==> flow/design.v <==
`timescale 1ns / 1ps
module adder(
input [7:0]PC,
input [7:0]B,
output [7:0]BrA);
assign BrA = PC + B;
endmodule
`timescale 1ns / 1ps
module alu(
           input [7:0] A,
           input [7:0] B,   
           input [3:0] FS, 
           input [2:0] sh,  
           output [7:0] F,  
           output C,  
           output N , 
           output V , 
           output Z,  
           output reg [7:0]Y         
    );
reg [7:0] outputreg ; 
reg [8:0] carryreg;
reg zeroflag;
reg overflowflag;
reg carryflag;
reg negativeflag;
parameter nop = 4'b0000;  
parameter add = 4'b0001;  
parameter sub = 4'b0010;  
parameter xor2 = 4'b0011;  
parameter or2 = 4'b0100;  
parameter logicshift_right = 4'b0101;  
parameter logicshift_left = 4'b0110;  
parameter compliment =	4'b0111;  
parameter bypass =	4'b1000;  
parameter and2 = 4'b1001;  
parameter greater_comparison = 4'b1010;  
parameter equality_comparison = 4'b1011;  
parameter not2 = 4'b1100;  
always @ (*)
begin
carryreg = 9'h0;
overflowflag = 1'b0;
case(FS)
    add:
    begin
    outputreg = A + B;  
    carryreg = A + B;
    end
    sub:
    begin
    outputreg = A + ~B + 1;  
    carryreg = A + ~B + 1;
    end
    and2:
    outputreg = A & B;  
    or2:
    outputreg = A | B;  
    xor2:
    outputreg = A ^ B;  
    bypass:
    outputreg = A;  
    not2:
    outputreg = ~A;  
    greater_comparison:
    outputreg = A>B ? 1'b0 : 1'b1 ;  
    equality_comparison:
    outputreg = A==B ? 8'h0 : 8'h1;  
    logicshift_right:
    begin
    outputreg = A >> sh;  
    carryreg = outputreg;
    end
    logicshift_left:
    begin
    outputreg = A << sh;  
    carryreg = outputreg;
    end
    compliment:
    outputreg = ~A;
    default:
    outputreg = 9'h0;
endcase
zeroflag = (outputreg == 0 )? 1'b1: 1'b0; 
negativeflag = outputreg[7]; 
carryflag = carryreg[8]; 
if (FS == 1 | FS == 2)  
   begin
   overflowflag = (negativeflag ^ carryflag) ? 1'b1 : 1'b0;
   end
Y[7:1]= 7'b0000000;
Y[0]=overflowflag;
end
assign F = outputreg[7:0];
assign N = negativeflag;
assign C = carryflag;
assign V = overflowflag;
assign Z = zeroflag;
endmodule
`timescale 1ns / 1ps
module branchpred(
input [1:0] BS,
output B_D);
assign B_D = ~(BS[0] | BS [1]);
endmodule
`timescale 1ns / 1ps
module constant_unit(
input [5:0] IM, 
input CS,
output [7:0] CU_out);
reg [7:0] constantunit;
always@(*)
begin
if (CS==0) 
begin
constantunit[5:0]=IM; 
constantunit[7:6]=2'b00; 
end
else
begin 
constantunit[5:0]=IM; 
constantunit[7]=IM[5]; 
constantunit[6]=IM[5];
end
end
assign CU_out=constantunit; 
endmodule
`timescale 1ns / 1ps
module datahazard(
input [2:0] AA,
input [2:0] BA,
input [2:0] DA,
input RW,
input MA,
input MB,
output DHS
    );
reg or_1,comp_1,comp_2,HA,HB;
always@(*)
begin    
or_1 = DA[0]|DA[1]|DA[2];
if (AA ^ DA)
    comp_1 = 1'b0;
else
    comp_1 = 1'b1;
if (BA ^ DA)
    comp_2 = 1'b0;
else
    comp_2 = 1'b1; 
HA = RW & or_1 & ~MA & comp_1;
HB = RW & or_1 & ~MB & comp_2;    
end  
assign DHS = ~(HA | HB);
endmodule
`timescale 1ns / 1ps
module initlogic(
input [1:0] BS,
input PS,
input z,
output [1:0] BS_out
);
assign BS_out = {BS[1],(BS[0]&(BS[1]|(PS ^ z)))};
endmodule
`timescale 1ns / 1ps
module instruction_decoder(
    input [16:0] instruction,
    output  RW,
    output  [2:0] DA, 
    output [1:0] MD , 
    output [1:0] BS,  
    output PS, 
    output MW, 
    output [3:0] FS, 
    output MA, 
    output MB, 
    output [2:0]AA,  
    output [2:0]BA,  
    output CS,  
    output [2:0] SH,  
    output output_write_enable,
	output input_enable
    );
parameter NOP = 5'b00000;  
parameter SUB = 5'b00001;  
parameter JML = 5'b00010;  
parameter JMP = 5'b00011;  
parameter AIU = 5'b00100;  
parameter ST  = 5'b00101;  
parameter AND = 5'b00110;  
parameter JMR = 5'b00111;  
parameter LSL = 5'b01000;  
parameter ADI = 5'b01001;  
parameter XOR = 5'b01010;  
parameter BZ  = 5'b01011;  
parameter MOV = 5'b01100;  
parameter LD  = 5'b01101;  
parameter SLT = 5'b01110;  
parameter ADD = 5'b01111;  
parameter OUT = 5'b10000;  
parameter NOT = 5'b10001;  
parameter IN  = 5'b10010;  
parameter BNZ = 5'b10011;  
parameter ORI = 5'b10100;  
parameter LSR = 5'b10101;  
reg RW_WIRE;
reg [2:0] DA_WIRE;   
reg [1:0] MD_WIRE ; 
reg [1:0] BS_WIRE;   
reg PS_WIRE ;  
reg MW_WIRE ;  
reg [3:0] FS_WIRE;  
reg MA_WIRE ;  
reg MB_WIRE ;  
reg [2:0]AA_WIRE ;  
reg [2:0]BA_WIRE ;  
reg CS_WIRE ;  
reg [2:0] SH_WIRE;
reg [4:0] opcode;
reg output_write_enable_wire;
reg input_enable_wire;
always@(*) begin
opcode = instruction[16:12]; 
case(opcode)
    NOP:begin     
    RW_WIRE = 1'b0; 
	 DA_WIRE = 3'b000; 
	 MD_WIRE = 2'b00;
	 BS_WIRE = 2'b00;
	 PS_WIRE = 1'b0;
	 MW_WIRE = 1'b0;
	 FS_WIRE = 4'b0000; 
	 MA_WIRE = 1'b0; 
	 MB_WIRE = 1'b0; 
	 AA_WIRE = 3'b000; 
	 BA_WIRE = 3'b000; 
	 CS_WIRE = 1'b0;
	 SH_WIRE=3'h0; 
	 output_write_enable_wire = 1'b0;
	 input_enable_wire = 1'b0;
    end 
    SUB:begin  
    RW_WIRE = 1'b1; 
	 DA_WIRE = instruction[11:9]; 
	 MD_WIRE = 2'b00;
	 BS_WIRE = 2'b00;
	 PS_WIRE = 1'b0;
	 MW_WIRE = 1'b0;
	 FS_WIRE = 4'b0010; 
	 MA_WIRE = 1'b0; 
	 MB_WIRE = 1'b0; 
	 AA_WIRE = instruction[8:6]; 
	 BA_WIRE = instruction[5:3]; 
	 CS_WIRE = 1'b0;
	 SH_WIRE = 3'h0; 
	 output_write_enable_wire = 1'b0; 
	 input_enable_wire = 1'b0;
    end 
    JML:begin    
    RW_WIRE = 1'b1; 
	 DA_WIRE = instruction[11:9]; 
	 MD_WIRE = 2'b00;
	 BS_WIRE = 2'b11;
	 PS_WIRE = 1'b0;
	 MW_WIRE = 1'b0 ;
	 FS_WIRE = 4'b1000; 
	 MA_WIRE = 1'b1; 
	 MB_WIRE = 1'b1; 
	 AA_WIRE = 3'b000; 
	 BA_WIRE = 3'b000; 
	 CS_WIRE = 1'b1;
	 SH_WIRE = 3'h0;
	 SH_WIRE=3'h0; 
	 output_write_enable_wire = 1'b0; 
	 input_enable_wire = 1'b0;
    end 
    JMP:begin  
    RW_WIRE = 1'b0; 
	 DA_WIRE = 3'b000; 
	 MD_WIRE = 2'b00;
	 BS_WIRE = 2'b11;
	 PS_WIRE = 1'b0;
	 MW_WIRE = 1'b0;
	 FS_WIRE = 4'b0000; 
	 MA_WIRE = 1'b0; 
	 MB_WIRE = 1'b1; 
	 AA_WIRE = 3'b000; 
	 BA_WIRE = 3'b000; 
	 CS_WIRE = 1'b1;
	 SH_WIRE = 3'h0;  
	 output_write_enable_wire = 1'b0;
	 input_enable_wire = 1'b0;	 
    end 
    AIU:begin  
    RW_WIRE = 1'b1; 
	 DA_WIRE = instruction[11:9]; 
	 MD_WIRE = 2'b00;
	 BS_WIRE = 2'b00;
	 PS_WIRE = 1'b0;
	 MW_WIRE = 1'b0;
	 FS_WIRE = 4'b0001; 
	 MA_WIRE = 1'b0; 
	 MB_WIRE = 1'b1; 
	 AA_WIRE = instruction[8:6]; 
	 BA_WIRE = 3'b000; 
	 CS_WIRE = 1'b1;
	 SH_WIRE = 3'h0; 
	 output_write_enable_wire = 1'b0; 
	 input_enable_wire = 1'b0;
    end
    ST:begin   
    RW_WIRE = 1'b0; 
	 DA_WIRE = instruction[11:9]; 
	 MD_WIRE = 2'b00;
	 BS_WIRE = 2'b00;
	 PS_WIRE = 1'b0;
	 MW_WIRE = 1'b1;
	 FS_WIRE = 4'b0000; 
	 MA_WIRE = 1'b0; 
	 MB_WIRE = 1'b0; 
	 AA_WIRE = instruction[8:6]; 
	 BA_WIRE = instruction[5:3]; 
	 CS_WIRE = 1'b0; 
	 SH_WIRE = 3'h0;
	 output_write_enable_wire = 1'b0; 
	 input_enable_wire = 1'b0;
    end 
    AND:begin   
    RW_WIRE = 1'b1; 
	 DA_WIRE = instruction[11:9]; 
	 MD_WIRE = 2'b00;
	 BS_WIRE = 2'b00;
	 PS_WIRE = 1'b0;
	 MW_WIRE = 1'b0;
	 FS_WIRE = 4'b1001; 
	 MA_WIRE = 1'b0; 
	 MB_WIRE = 1'b0; 
	 AA_WIRE = instruction[8:6]; 
	 BA_WIRE = instruction[5:3]; 
	 CS_WIRE = 1'b0; 
	 SH_WIRE = 3'h0; 
	 output_write_enable_wire = 1'b0;
	 input_enable_wire = 1'b0;
    end
    JMR:begin   
    RW_WIRE = 1'b0; 
	 DA_WIRE = 3'b000; 
	 MD_WIRE = 2'b00;
	 BS_WIRE = 2'b10;
	 PS_WIRE = 1'b0;
	 MW_WIRE = 1'b0;
	 FS_WIRE = 4'b0000; 
	 MA_WIRE = 1'b0; 
	 MB_WIRE = 1'b0; 
	 AA_WIRE = instruction[8:6]; 
	 BA_WIRE = 3'b000; 
	 CS_WIRE = 1'b0; 
	 SH_WIRE = 3'h0;
	 output_write_enable_wire = 1'b0; 
	 input_enable_wire = 1'b0;
    end 
    LSL:begin   
	 BS_WIRE = 2'b00;
	 PS_WIRE = 1'b0;
	 MW_WIRE = 1'b0;
	 AA_WIRE = instruction[8:6];
	 MA_WIRE = 1'b0;
	 FS_WIRE = 4'b0110;
	 SH_WIRE = instruction[2:0]; 
	 MD_WIRE = 2'b00;
	 RW_WIRE = 1'b1;
	 DA_WIRE = instruction[11:9];
	 MB_WIRE = 1'b0; 
	 BA_WIRE = 3'b000;           
	 CS_WIRE = 1'b0;
	 output_write_enable_wire = 1'b0;
	 input_enable_wire = 1'b0;
	 end 
    ADI:begin   
    RW_WIRE = 1'b1; 
	 DA_WIRE = instruction[11:9]; 
	 MD_WIRE = 2'b00;
	 BS_WIRE = 2'b00;
	 PS_WIRE = 1'b0;
	 MW_WIRE = 1'b0;
	 FS_WIRE = 4'b0001; 
	 MA_WIRE = 1'b0; 
	 MB_WIRE = 1'b1; 
	 AA_WIRE = instruction[8:6]; 
	 BA_WIRE = 3'b000; 
	 CS_WIRE = 1'b1;
	 SH_WIRE=3'h0;
	 output_write_enable_wire = 1'b0;  
    input_enable_wire = 1'b0;
	 end 
	 XOR:begin  
    RW_WIRE = 1'b1; 
	 DA_WIRE = instruction[11:9]; 
	 MD_WIRE = 2'b00;
	 BS_WIRE = 2'b00;
	 PS_WIRE = 1'b0;
	 MW_WIRE = 1'b0;
	 FS_WIRE = 4'b0011; 
	 MA_WIRE = 1'b0; 
	 MB_WIRE = 1'b0; 
	 AA_WIRE = instruction[8:6]; 
	 BA_WIRE = instruction[5:3]; 
	 CS_WIRE = 1'b0;
	 SH_WIRE=3'h0; 
	 output_write_enable_wire = 1'b0; 
	 input_enable_wire = 1'b0;
    end
	 BZ:begin   
    RW_WIRE = 1'b0; 
	 DA_WIRE = 3'b000; 
	 MD_WIRE = 2'b00;
	 BS_WIRE = 2'b01;
	 PS_WIRE = 1'b0;
	 MW_WIRE = 1'b0;
	 FS_WIRE = 4'b1000; 
	 MA_WIRE = 1'b0; 
	 MB_WIRE = 1'b1; 
	 AA_WIRE = instruction[8:6]; 
	 BA_WIRE = 3'b000; 
	 CS_WIRE = 1'b1;
	 SH_WIRE =3'h0;
	 output_write_enable_wire = 1'b0;  
	 input_enable_wire = 1'b0;
    end 
	 MOV:begin  
    RW_WIRE = 1'b1; 
	 DA_WIRE = instruction[11:9]; 
	 MD_WIRE = 2'b00;
	 BS_WIRE = 2'b00;
	 PS_WIRE = 1'b0;
	 MW_WIRE = 1'b0;
	 FS_WIRE = 4'b1000; 
	 MA_WIRE = 1'b0; 
	 MB_WIRE = 1'b0; 
	 AA_WIRE = instruction[8:6]; 
	 BA_WIRE = 3'b000; 
	 CS_WIRE = 1'b0;
	 SH_WIRE = 3'h0; 
	 output_write_enable_wire = 1'b0; 
    input_enable_wire = 1'b0;
	 end 
    LD:begin   
    RW_WIRE = 1'b1; 
	 DA_WIRE = instruction[11:9]; 
	 MD_WIRE = 2'b01;
	 BS_WIRE = 2'b00;
	 PS_WIRE = 1'b0;
	 MW_WIRE = 1'b0;
	 FS_WIRE = 4'b0000; 
	 MA_WIRE = 1'b0; 
	 MB_WIRE = 1'b0; 
	 AA_WIRE = instruction[8:6]; 
	 BA_WIRE = 3'b000; 
	 CS_WIRE = 1'b0;
	 SH_WIRE = 3'h0; 
	 output_write_enable_wire = 1'b0;
	 input_enable_wire = 1'b0;	 
    end
    SLT:begin  
    RW_WIRE = 1'b1; 
	 DA_WIRE = instruction[11:9]; 
	 MD_WIRE = 2'b00;
	 BS_WIRE = 2'b00;
	 PS_WIRE = 1'b0;
	 MW_WIRE = 1'b0;
	 FS_WIRE = 4'b1010; 
	 MA_WIRE = 1'b0; 
	 MB_WIRE = 1'b0; 
	 AA_WIRE = instruction[8:6]; 
	 BA_WIRE = instruction[5:3]; 
	 CS_WIRE = 1'b0;
	 SH_WIRE = 3'h0;  
	 output_write_enable_wire = 1'b0;
	 input_enable_wire = 1'b0;
    end 
	 ADD:begin  
    RW_WIRE = 1'b1; 
	 DA_WIRE = instruction[11:9]; 
	 MD_WIRE = 2'b00;
	 BS_WIRE = 2'b00;
	 PS_WIRE = 1'b0;
	 MW_WIRE = 1'b0;
	 FS_WIRE = 4'b0001; 
	 MA_WIRE = 1'b0; 
	 MB_WIRE = 1'b0; 
	 AA_WIRE = instruction[8:6]; 
	 BA_WIRE = instruction[5:3]; 
	 CS_WIRE = 1'b0;
	 SH_WIRE = 3'h0; 
	 output_write_enable_wire = 1'b0; 
	 input_enable_wire = 1'b0;
    end
	 OUT:begin   
    RW_WIRE = 1'b0; 
	 DA_WIRE = instruction[11:9]; 
	 MD_WIRE = 2'b00;
	 BS_WIRE = 2'b00;
	 PS_WIRE = 1'b0;
	 MW_WIRE = 1'b0;
	 FS_WIRE = 4'b0000; 
	 MA_WIRE = 1'b0; 
	 MB_WIRE = 1'b0; 
	 AA_WIRE = instruction[8:6]; 
	 BA_WIRE = instruction[5:3]; 
	 CS_WIRE = 1'b0;
	 SH_WIRE=3'h0; 
	 output_write_enable_wire = 1'b1; 
	 input_enable_wire = 1'b0;
    end 
    NOT:begin  
    RW_WIRE = 1'b1; 
	 DA_WIRE = instruction[11:9]; 
	 MD_WIRE = 2'b00;
	 BS_WIRE = 2'b00;
	 PS_WIRE = 1'b0;
	 MW_WIRE = 1'b0;
	 FS_WIRE = 4'b1100; 
	 MA_WIRE = 1'b0; 
	 MB_WIRE = 1'b0; 
	 AA_WIRE = instruction[8:6]; 
	 BA_WIRE = 3'b000; 
	 CS_WIRE = 1'b0;
	 SH_WIRE=3'h0; 
	 output_write_enable_wire = 1'b0; 
	 input_enable_wire = 1'b0;
    end 
    IN:begin  
    RW_WIRE = 1'b1; 
	 DA_WIRE = instruction[11:9]; 
	 MD_WIRE = 2'b10;
	 BS_WIRE = 2'b00;
	 PS_WIRE = 1'b0;
	 MW_WIRE = 1'b0;
	 FS_WIRE = 4'b0000; 
	 MA_WIRE = 1'b0; 
	 MB_WIRE = 1'b0; 
	 AA_WIRE = 3'b000;           
	 BA_WIRE = 3'b000; 
	 CS_WIRE = 1'b0;
	 SH_WIRE=3'h0; 
	 output_write_enable_wire = 1'b0; 
	 input_enable_wire = 1'b1;
    end 
	 BNZ:begin  
    RW_WIRE = 1'b0; 
	 DA_WIRE = 3'b000; 
	 MD_WIRE = 2'b00;
	 BS_WIRE = 2'b01;
	 PS_WIRE = 1'b1;
	 MW_WIRE = 1'b0;
	 FS_WIRE = 4'b1000; 
	 MA_WIRE = 1'b0; 
	 MB_WIRE = 1'b1; 
	 AA_WIRE = instruction[8:6]; 
	 BA_WIRE = 3'b000; 
	 CS_WIRE = 1'b1;
	 SH_WIRE= 3'h0; 
	 output_write_enable_wire = 1'b0; 
	 input_enable_wire = 1'b0;
    end 
	 ORI:begin   
    RW_WIRE = 1'b1; 
	 DA_WIRE = instruction[11:9]; 
	 MD_WIRE = 2'b00;
	 BS_WIRE = 2'b00;
	 PS_WIRE = 1'b0;
	 MW_WIRE = 1'b0;
	 FS_WIRE = 4'b0100; 
	 MA_WIRE = 1'b0; 
	 MB_WIRE = 1'b1; 
	 AA_WIRE = instruction[8:6]; 
	 BA_WIRE = 3'b000; 
	 CS_WIRE = 1'b0;
	 SH_WIRE=3'h0; 
	 output_write_enable_wire = 1'b0;  
	 input_enable_wire = 1'b0;
    end 
    LSR:begin   
	 BS_WIRE = 2'b00;
	 PS_WIRE = 1'b0;
	 MW_WIRE = 1'b0;
	 AA_WIRE = instruction[8:6];
	 MA_WIRE = 1'b0;
	 FS_WIRE = 4'b0101;
	 SH_WIRE = instruction[2:0]; 
	 MD_WIRE = 2'b00;
	 RW_WIRE = 1'b1;
	 DA_WIRE = instruction[11:9];
	 MB_WIRE = 1'b0; 
	 BA_WIRE = 3'b000; 
	 CS_WIRE = 1'b0;
	 output_write_enable_wire = 1'b0;
	 input_enable_wire = 1'b0;
    end 
	 default: begin
    RW_WIRE = 1'b0; 
	 DA_WIRE = 3'b000; 
	 MD_WIRE = 2'b00;
	 BS_WIRE = 2'b00;
	 PS_WIRE = 1'b0;
	 MW_WIRE = 1'b0;
	 FS_WIRE = 4'b0000; 
	 MA_WIRE = 1'b0; 
	 MB_WIRE = 1'b0; 
	 AA_WIRE = 3'b000; 
	 BA_WIRE = 3'b000; 
	 CS_WIRE = 1'b0;
	 SH_WIRE=3'h0;
	 output_write_enable_wire = 1'b0;
	 input_enable_wire = 1'b0;
	 end
    endcase
end
assign RW = RW_WIRE;
assign DA = DA_WIRE;
assign MD = MD_WIRE;
assign BS = BS_WIRE;
assign PS = PS_WIRE;
assign MW = MW_WIRE;
assign FS = FS_WIRE;
assign MA = MA_WIRE;
assign MB = MB_WIRE;
assign AA = AA_WIRE;
assign BA = BA_WIRE;
assign CS = CS_WIRE;
assign SH = SH_WIRE;
assign output_write_enable = output_write_enable_wire;
assign input_enable = input_enable_wire;
endmodule
`timescale 1ns / 1ps
module mux_a(PC,a_data,A,MA);
input [7:0]PC;
input [7:0]a_data;
input MA;
output reg [7:0]A;
always @ (*)
begin
	if(MA)
		A = PC;
	else
		A = a_data;
end
endmodule
`timescale 1ns / 1ps
module mux_b(
input MB,  
input [7:0]constantunit_out,   
input [7:0]register_b,  
output [7:0]mux_b_out   
);
reg [7:0]mux_b;   
always@(*)
begin
if (MB)
    mux_b = constantunit_out;
else
    mux_b = register_b;
end
assign mux_b_out = mux_b ;
endmodule
`timescale 1ns / 1ps
module mux_c(
input [1:0] BS_out,  
input [7:0] PC_value,   
input [7:0] RAA,  
input [7:0] BrA,
output [7:0] PC_out
);
parameter PC = 2'b00;
parameter jump = 2'b10;
reg [7:0]mux_c;   
always@(*)
begin
case (BS_out)  
    PC:
    mux_c = PC_value;
    jump:
    mux_c = RAA;
    default:
    mux_c = BrA;
endcase
end
assign PC_out = mux_c ;
endmodule
`timescale 1ns / 1ps
module mux_d(Y,F,data_out,MD,mux_d_out
    );
input [7:0]Y;
input [7:0]F;
input [7:0]data_out;
input [1:0]MD;
output reg [7:0]mux_d_out;
always@(*)
begin
	if(MD==2'b00)
		mux_d_out=F;
	else if(MD==2'b01)
		mux_d_out=data_out;
	else if(MD==2'b10)
		mux_d_out=Y;
	else
		mux_d_out=F;
end
endmodule
`timescale 1ns / 1ps
module muxe (
input [7:0] Bus_D,
input [7:0] data_in,
input ie,
output reg [7:0]mux_e_out
);
always@(*)
begin
	if(ie)
		mux_e_out=data_in;
	else
		mux_e_out=Bus_D;
end
endmodule
module register(
	input clk,
	input [2:0] addr_a,
	input [2:0] addr_b,
	input [2:0] addr_d,
	input [7:0] data_in,
	input wr_en,
	output [7:0] data_a,
	output [7:0] data_b
	);
 reg [7:0] memblk [0:7];
 assign data_a = (addr_a == 3'b000) ? 8'b00000000 : memblk[addr_a];
 assign data_b = (addr_b == 3'b000) ? 8'b00000000 : memblk[addr_b];
always @ (negedge clk)
 begin
 if (wr_en && addr_d != 3'b000)
 memblk[addr_d] <= data_in;
 end
endmodule
`timescale 1ns / 1ps
module microP(
    input clk,
    input reset,
    output [7:0] imem_addr,
    input [16:0] imem_data,
    output [7:0] dmem_addr,
    output [7:0] dmem_wdata,
    output dmem_we,
    input [7:0] dmem_rdata,
    input [7:0] data_in,
    output out_we,
    output [7:0] data_out_col,
    output [7:0] data_out_addr
    );
reg [7:0] PC;
wire [7:0] PC_1 = PC + 8'd1;
assign imem_addr = PC;
reg [16:0] IR;
reg [7:0] PC_1_d;
wire RW_d, PS_d, MW_d, MA_d, MB_d, CS_d, OW_d, IE_d;
wire [2:0] DA_d, AA_d, BA_d, SH_d;
wire [1:0] MD_d, BS_d;
wire [3:0] FS_d;
instruction_decoder DEC(
    .instruction(IR),
    .RW(RW_d), .DA(DA_d), .MD(MD_d), .BS(BS_d), .PS(PS_d), .MW(MW_d),
    .FS(FS_d), .MA(MA_d), .MB(MB_d), .AA(AA_d), .BA(BA_d), .CS(CS_d),
    .SH(SH_d), .output_write_enable(OW_d), .input_enable(IE_d)
    );
wire [7:0] a_data, b_data, reg_d;
wire RW_w;
wire [2:0] DA_w;
register REGFILE(
    .clk(clk), .addr_a(AA_d), .addr_b(BA_d), .addr_d(DA_w),
    .data_in(reg_d), .wr_en(RW_w), .data_a(a_data), .data_b(b_data)
    );
wire [7:0] const_out, bus_a_d, bus_b_d;
constant_unit CONST(.IM(IR[5:0]), .CS(CS_d), .CU_out(const_out));
mux_a MUXA(.PC(PC_1_d), .a_data(a_data), .A(bus_a_d), .MA(MA_d));
mux_b MUXB(.MB(MB_d), .constantunit_out(const_out), .register_b(b_data), .mux_b_out(bus_b_d));
reg RW_e, PS_e, MW_e, OW_e, IE_e;
reg [2:0] DA_e, SH_e;
reg [1:0] MD_e, BS_e;
reg [3:0] FS_e;
reg [7:0] BUS_A, BUS_B, PC_2;
wire DHS;
datahazard HAZ(.AA(AA_d), .BA(BA_d), .DA(DA_e), .RW(RW_e), .MA(MA_d), .MB(MB_d), .DHS(DHS));
wire [7:0] F, Y;
wire C, N, V, Z;
alu ALU(.A(BUS_A), .B(BUS_B), .FS(FS_e), .sh(SH_e), .F(F), .C(C), .N(N), .V(V), .Z(Z), .Y(Y));
wire [7:0] BrA;
adder BRADD(.PC(PC_2), .B(BUS_B), .BrA(BrA));
wire [1:0] BS_out;
initlogic BRLOGIC(.BS(BS_e), .PS(PS_e), .z(Z), .BS_out(BS_out));
wire B_D;   
branchpred BRDET(.BS(BS_out), .B_D(B_D));
wire [7:0] next_pc;
mux_c MUXC(.BS_out(BS_out), .PC_value(PC_1), .RAA(BUS_A), .BrA(BrA), .PC_out(next_pc));
assign dmem_addr = BUS_A;
assign dmem_wdata = BUS_B;
assign dmem_we = MW_e;
assign out_we = OW_e;
assign data_out_col = BUS_A;
assign data_out_addr = BUS_B;
reg RW_w_r, IE_w;
reg [2:0] DA_w_r;
reg [1:0] MD_w;
reg [7:0] F_w, D_w, Y_w;
assign RW_w = RW_w_r;
assign DA_w = DA_w_r;
wire [7:0] bus_d;
mux_d MUXD(.Y(Y_w), .F(F_w), .data_out(D_w), .MD(MD_w), .mux_d_out(bus_d));
muxe MUXE(.Bus_D(bus_d), .data_in(data_in), .ie(IE_w), .mux_e_out(reg_d));
always @(posedge clk) begin
    if (!reset) begin
        PC <= 8'd0;
        IR <= 17'd0;
        PC_1_d <= 8'd0;
        RW_e <= 1'b0; MW_e <= 1'b0; OW_e <= 1'b0; IE_e <= 1'b0;
        BS_e <= 2'b00; PS_e <= 1'b0;
        RW_w_r <= 1'b0; IE_w <= 1'b0;
    end else begin
        RW_w_r <= RW_e;
        DA_w_r <= DA_e;
        MD_w <= MD_e;
        IE_w <= IE_e;
        F_w <= F;
        D_w <= dmem_rdata;
        Y_w <= Y;
        if (!B_D) begin
            PC <= next_pc;
            IR <= 17'd0;
            RW_e <= 1'b0; MW_e <= 1'b0; OW_e <= 1'b0; IE_e <= 1'b0;
            BS_e <= 2'b00; PS_e <= 1'b0;
        end else if (!DHS) begin
            RW_e <= 1'b0; MW_e <= 1'b0; OW_e <= 1'b0; IE_e <= 1'b0;
            BS_e <= 2'b00; PS_e <= 1'b0;
        end else begin
            PC <= next_pc;
            IR <= imem_data;
            PC_1_d <= PC_1;
            RW_e <= RW_d; MW_e <= MW_d; OW_e <= OW_d; IE_e <= IE_d;
            BS_e <= BS_d; PS_e <= PS_d;
        end
        if (B_D && DHS) begin
            DA_e <= DA_d;
            MD_e <= MD_d;
            FS_e <= FS_d;
            SH_e <= SH_d;
            BUS_A <= bus_a_d;
            BUS_B <= bus_b_d;
            PC_2 <= PC_1_d;
        end
    end
end
endmodule
# [Reports on microP]
# Module microP before and after one edit of its RTL, step after step.
# Lines under "before" count in the file above, lines under "after" in the edited file.
# "change": "after" minus "before" as printed here. "rel_change_pct": 100 x difference / "before".
# Library cell names are shortened.
# A cell with -- has no value.
[design] design="microP" clk_port="clk" library="sky130hd" corner="tt_025C_1v80"

# [Edit of the RTL]
# The edit as a unified diff against the file above.
# A script made this edit. It changes what the design does and was not meant as an optimisation.
# begin of diff
@@ -237,21 +237,4 @@
 	 SH_WIRE=3'h0; 
 	 output_write_enable_wire = 1'b0;
-	 input_enable_wire = 1'b0;
-    end 
-    SUB:begin  
-    RW_WIRE = 1'b1; 
-	 DA_WIRE = instruction[11:9]; 
-	 MD_WIRE = 2'b00;
-	 BS_WIRE = 2'b00;
-	 PS_WIRE = 1'b0;
-	 MW_WIRE = 1'b0;
-	 FS_WIRE = 4'b0010; 
-	 MA_WIRE = 1'b0; 
-	 MB_WIRE = 1'b0; 
-	 AA_WIRE = instruction[8:6]; 
-	 BA_WIRE = instruction[5:3]; 
-	 CS_WIRE = 1'b0;
-	 SH_WIRE = 3'h0; 
-	 output_write_enable_wire = 1'b0; 
 	 input_enable_wire = 1'b0;
     end 
# end of diff

# [After elaboration]
# Source: Yosys, flattened and elaborated, memories not mapped. Widths are those after wreduce. Registers that Yosys merges into a memory's read port (data or address) are not register bits. Print and check cells do not count.
# Yosys's memory passes give these memory sizes; they may raise the number of words (mostly to a power of two), join words into wider ones and drop unused or constant bits.
[word_totals] item="ram_bits" before=64 after=64 change=0 rel_change_pct=0.00
[word_totals] item="mem_count" before=1 after=1 change=0 rel_change_pct=0.00
[word_totals] item="output_inout_bits" before=42 after=42 change=0 rel_change_pct=0.00
[word_totals] item="wordCells" before=159 after=158 change=-1 rel_change_pct=-0.63
[word_totals] item="inputBits" before=35 after=35 change=0 rel_change_pct=0.00
[word_totals] item="reg_bits" before=100 after=100 change=0 rel_change_pct=0.00
[mem_list] item="memory_list" before="REGFILE.memblk 8 x 8 bit 2R1W" after="REGFILE.memblk 8 x 8 bit 2R1W"
[classes] item="shift" before=2 after=2 change=0 rel_change_pct=0.00
[classes] item="muxes" before=36 after=36 change=0 rel_change_pct=0.00
[classes] item="n_reduce_logical" before=26 after=26 change=0 rel_change_pct=0.00
[classes] item="logic" before=26 after=26 change=0 rel_change_pct=0.00
[classes] item="n_cmp" before=1 after=1 change=0 rel_change_pct=0.00
[classes] item="eq_ne" before=38 after=37 change=-1 rel_change_pct=-2.63
[classes] item="addsub" before=6 after=6 change=0 rel_change_pct=0.00
[ops] op="OR reduction 7 bit" before=2 after=1 change=-1 rel_change_pct=-50.00
[ops] op="equality test 5 x 1 -> 1 bit (second input constant)" before=1 after=0 change=-1 rel_change_pct=-100.00
[ops] op="parallel mux 4 bit (select 10 bit)" before=1 after=0 change=-1 rel_change_pct=-100.00
[ops] op="OR reduction 15 bit" before=1 after=0 change=-1 rel_change_pct=-100.00
[ops] op="OR reduction 18 bit" before=1 after=0 change=-1 rel_change_pct=-100.00
[ops] op="OR reduction 6 bit" before=1 after=2 change=1 rel_change_pct=100.00
[ops] op="parallel mux 4 bit (select 9 bit)" before=0 after=1 change=1
[ops] op="OR reduction 14 bit" before=0 after=1 change=1
[ops] op="OR reduction 16 bit" before=0 after=1 change=1
# Unchanged operator kinds not shown: 48.

# [Longest topological paths]
# Yosys ltp: most cells in a row. Word level: on the elaborated netlist, between registers, memories and ports. Mapped: between sequential cells and ports; inverters and the memories' decode and read muxes count.
[depth] item="depth_word" before=13 after=13 change=0 rel_change_pct=0.00
[depth] item="ABC_AREA" before="0" after="0"
[depth] item="mapped_depth" before=15 after=14 change=-1 rel_change_pct=-6.67

# [Netlist]
# Yosys stat after the flow's synthesis: flattened, memories mapped to cells. It holds for the ABC_AREA given above (unset counts as 0); a run with the other value may have another netlist.
[by_type] type="o21ai_0" before=32 after=52 change=20 rel_change_pct=62.50
[by_type] type="nor2_1" before=91 after=74 change=-17 rel_change_pct=-18.68
[by_type] type="nor3_1" before=15 after=29 change=14 rel_change_pct=93.33
[by_type] type="nand2b_1" before=23 after=11 change=-12 rel_change_pct=-52.17
[by_type] type="mux2_2" before=6 after=17 change=11 rel_change_pct=183.33
[by_type] type="nand2_1" before=83 after=73 change=-10 rel_change_pct=-12.05
[by_type] type="a21oi_1" before=45 after=55 change=10 rel_change_pct=22.22
[by_type] type="o31ai_1" before=13 after=3 change=-10 rel_change_pct=-76.92
[by_type] type="nand3_1" before=9 after=19 change=10 rel_change_pct=111.11
[by_type] type="a31oi_1" before=10 after=3 change=-7 rel_change_pct=-70.00
[by_type] type="mux4_2" before=18 after=12 change=-6 rel_change_pct=-33.33
[by_type] type="nor2b_1" before=17 after=11 change=-6 rel_change_pct=-35.29
[by_type] type="and3_1" before=8 after=2 change=-6 rel_change_pct=-75.00
[by_type] type="a211oi_1" before=18 after=13 change=-5 rel_change_pct=-27.78
[by_type] type="a221oi_1" before=5 after=10 change=5 rel_change_pct=100.00
[by_type] type="a22oi_1" before=10 after=14 change=4 rel_change_pct=40.00
[by_type] type="o21bai_1" before=6 after=2 change=-4 rel_change_pct=-66.67
[by_type] type="mux2i_1" before=65 after=62 change=-3 rel_change_pct=-4.62
# Unchanged cell types not shown: 12.
# Not every row of either side is listed.
[synth_totals] item="buf_cells" before=73 after=74 change=1 rel_change_pct=1.37
[synth_totals] item="ff_cells" before=162 after=161 change=-1 rel_change_pct=-0.62
[synth_totals] item="area_um2" before=9609.2 after=9357.7 change=-251.5 rel_change_pct=-2.62
[synth_totals] item="cells" before=929 after=910 change=-19 rel_change_pct=-2.05
# The figures by module come from a second, unflattened synthesis with its own total; it is not the netlist above.
[unflattened] item="hier_cells" before=955 after=950 change=-5 rel_change_pct=-0.52
[unflattened] item="area_unflattened_um2" before=10538.9 after=10500.1 change=-38.8 rel_change_pct=-0.37
# Each row is one instance without its submodules.
[by_module_before] module="microP" mod_area_um2=3654.8 instances=1 n_cells=234 seq_area_um2=2792.7
[by_module_before] module="register" mod_area_um2=2808.9 instances=1 n_cells=182 seq_area_um2=1681.6
[by_module_before] module="alu" mod_area_um2=2114.5 instances=1 n_cells=294 seq_area_um2=0.0
[by_module_before] module="instruction_decoder" mod_area_um2=619.3 instances=1 n_cells=101 seq_area_um2=0.0
[by_module_before] module="adder" mod_area_um2=331.6 instances=1 n_cells=42 seq_area_um2=0.0
[by_module_before] module="mux_d" mod_area_um2=276.5 instances=1 n_cells=27 seq_area_um2=0.0
[by_module_before] module="mux_c" mod_area_um2=172.7 instances=1 n_cells=26 seq_area_um2=0.0
[by_module_before] module="mux_a" mod_area_um2=131.4 instances=1 n_cells=9 seq_area_um2=0.0
[by_module_before] module="mux_b" mod_area_um2=131.4 instances=1 n_cells=9 seq_area_um2=0.0
[by_module_before] module="muxe" mod_area_um2=131.4 instances=1 n_cells=9 seq_area_um2=0.0
[by_module_before] module="datahazard" mod_area_um2=80.1 instances=1 n_cells=10 seq_area_um2=0.0
[by_module_before] module="constant_unit" mod_area_um2=58.8 instances=1 n_cells=8 seq_area_um2=0.0
[by_module_before] module="initlogic" mod_area_um2=23.8 instances=1 n_cells=3 seq_area_um2=0.0
[by_module_before] module="branchpred" mod_area_um2=3.8 instances=1 n_cells=1 seq_area_um2=0.0
[by_module_after] module="microP" mod_area_um2=3654.8 instances=1 n_cells=234 seq_area_um2=2792.7
[by_module_after] module="register" mod_area_um2=2808.9 instances=1 n_cells=182 seq_area_um2=1681.6
[by_module_after] module="alu" mod_area_um2=2187.1 instances=1 n_cells=302 seq_area_um2=0.0
[by_module_after] module="instruction_decoder" mod_area_um2=508.0 instances=1 n_cells=88 seq_area_um2=0.0
[by_module_after] module="adder" mod_area_um2=331.6 instances=1 n_cells=42 seq_area_um2=0.0
[by_module_after] module="mux_d" mod_area_um2=276.5 instances=1 n_cells=27 seq_area_um2=0.0
[by_module_after] module="mux_c" mod_area_um2=172.7 instances=1 n_cells=26 seq_area_um2=0.0
[by_module_after] module="mux_a" mod_area_um2=131.4 instances=1 n_cells=9 seq_area_um2=0.0
[by_module_after] module="mux_b" mod_area_um2=131.4 instances=1 n_cells=9 seq_area_um2=0.0
[by_module_after] module="muxe" mod_area_um2=131.4 instances=1 n_cells=9 seq_area_um2=0.0
[by_module_after] module="datahazard" mod_area_um2=80.1 instances=1 n_cells=10 seq_area_um2=0.0
[by_module_after] module="constant_unit" mod_area_um2=58.8 instances=1 n_cells=8 seq_area_um2=0.0
[by_module_after] module="initlogic" mod_area_um2=23.8 instances=1 n_cells=3 seq_area_um2=0.0
[by_module_after] module="branchpred" mod_area_um2=3.8 instances=1 n_cells=1 seq_area_um2=0.0

# [Flow runs]
# Both versions went through the flow (Yosys, OpenROAD) with the same settings in each pair. Constraints: input delay and output delay 20% of the set period each, output load 0.01 pF.
[flow_settings_set_A] CORE_UTILIZATION=40 PLACE_DENSITY=0.6 period_ns=5.0 CAP_MARGIN=20 CORE_MARGIN=2 SLEW_MARGIN=20
[results_set_A] item="holdWs_ns" before=0.440 after=0.450 change=0.010
[results_set_A] item="final_cell_area_um2" before=11561.1 after=11187.0 change=-374.1 rel_change_pct=-3.24
[results_set_A] item="total_die_area_um2" before=25279.4 after=24633.3 change=-646.1 rel_change_pct=-2.56
[results_set_A] item="power.total_mw" before=4.168 after=4.451 change=0.283 rel_change_pct=6.79
[results_set_A] item="setup_ws_ns" before=0.548 after=0.607 change=0.059
[results_set_A] item="yosys_chip_area_um2" before=9609.2 after=9357.7 change=-251.5 rel_change_pct=-2.62
[results_set_A] item="layout_utilization_pct" before=49.1 after=49.1 change=0.0
[results_set_A] item="fin_tns_ns" before=0.000 after=0.000 change=0.000
[flow_settings_set_B] ABC_AREA=1 CORE_ASPECT_RATIO=1.27 CORE_MARGIN=3 CORE_UTILIZATION=31 CTS_CLUSTER_SIZE=75 MAX_ROUTING_LAYER="met5" MIN_ROUTING_LAYER="met1" PLACE_DENSITY=0.69 SETUP_SLACK_MARGIN=-0.14 period_ns=6.62 CAP_MARGIN=20 SLEW_MARGIN=20
[results_set_B] item="holdWs_ns" before=0.433 after=0.436 change=0.003
[results_set_B] item="final_cell_area_um2" before=11546.1 after=11113.2 change=-432.9 rel_change_pct=-3.75
[results_set_B] item="total_die_area_um2" before=33691.4 after=32117.4 change=-1574.0 rel_change_pct=-4.67
[results_set_B] item="power.total_mw" before=4.287 after=3.663 change=-0.624 rel_change_pct=-14.56
[results_set_B] item="setup_ws_ns" before=1.137 after=1.173 change=0.036
[results_set_B] item="yosys_chip_area_um2" before=9768.1 after=9296.4 change=-471.7 rel_change_pct=-4.83
[results_set_B] item="layout_utilization_pct" before=37.6 after=38.1 change=0.5
[results_set_B] item="fin_tns_ns" before=0.000 after=0.000 change=0.000
# "power.total_mw" rests on the timing tool's default activity at the inputs, not on a simulated workload.
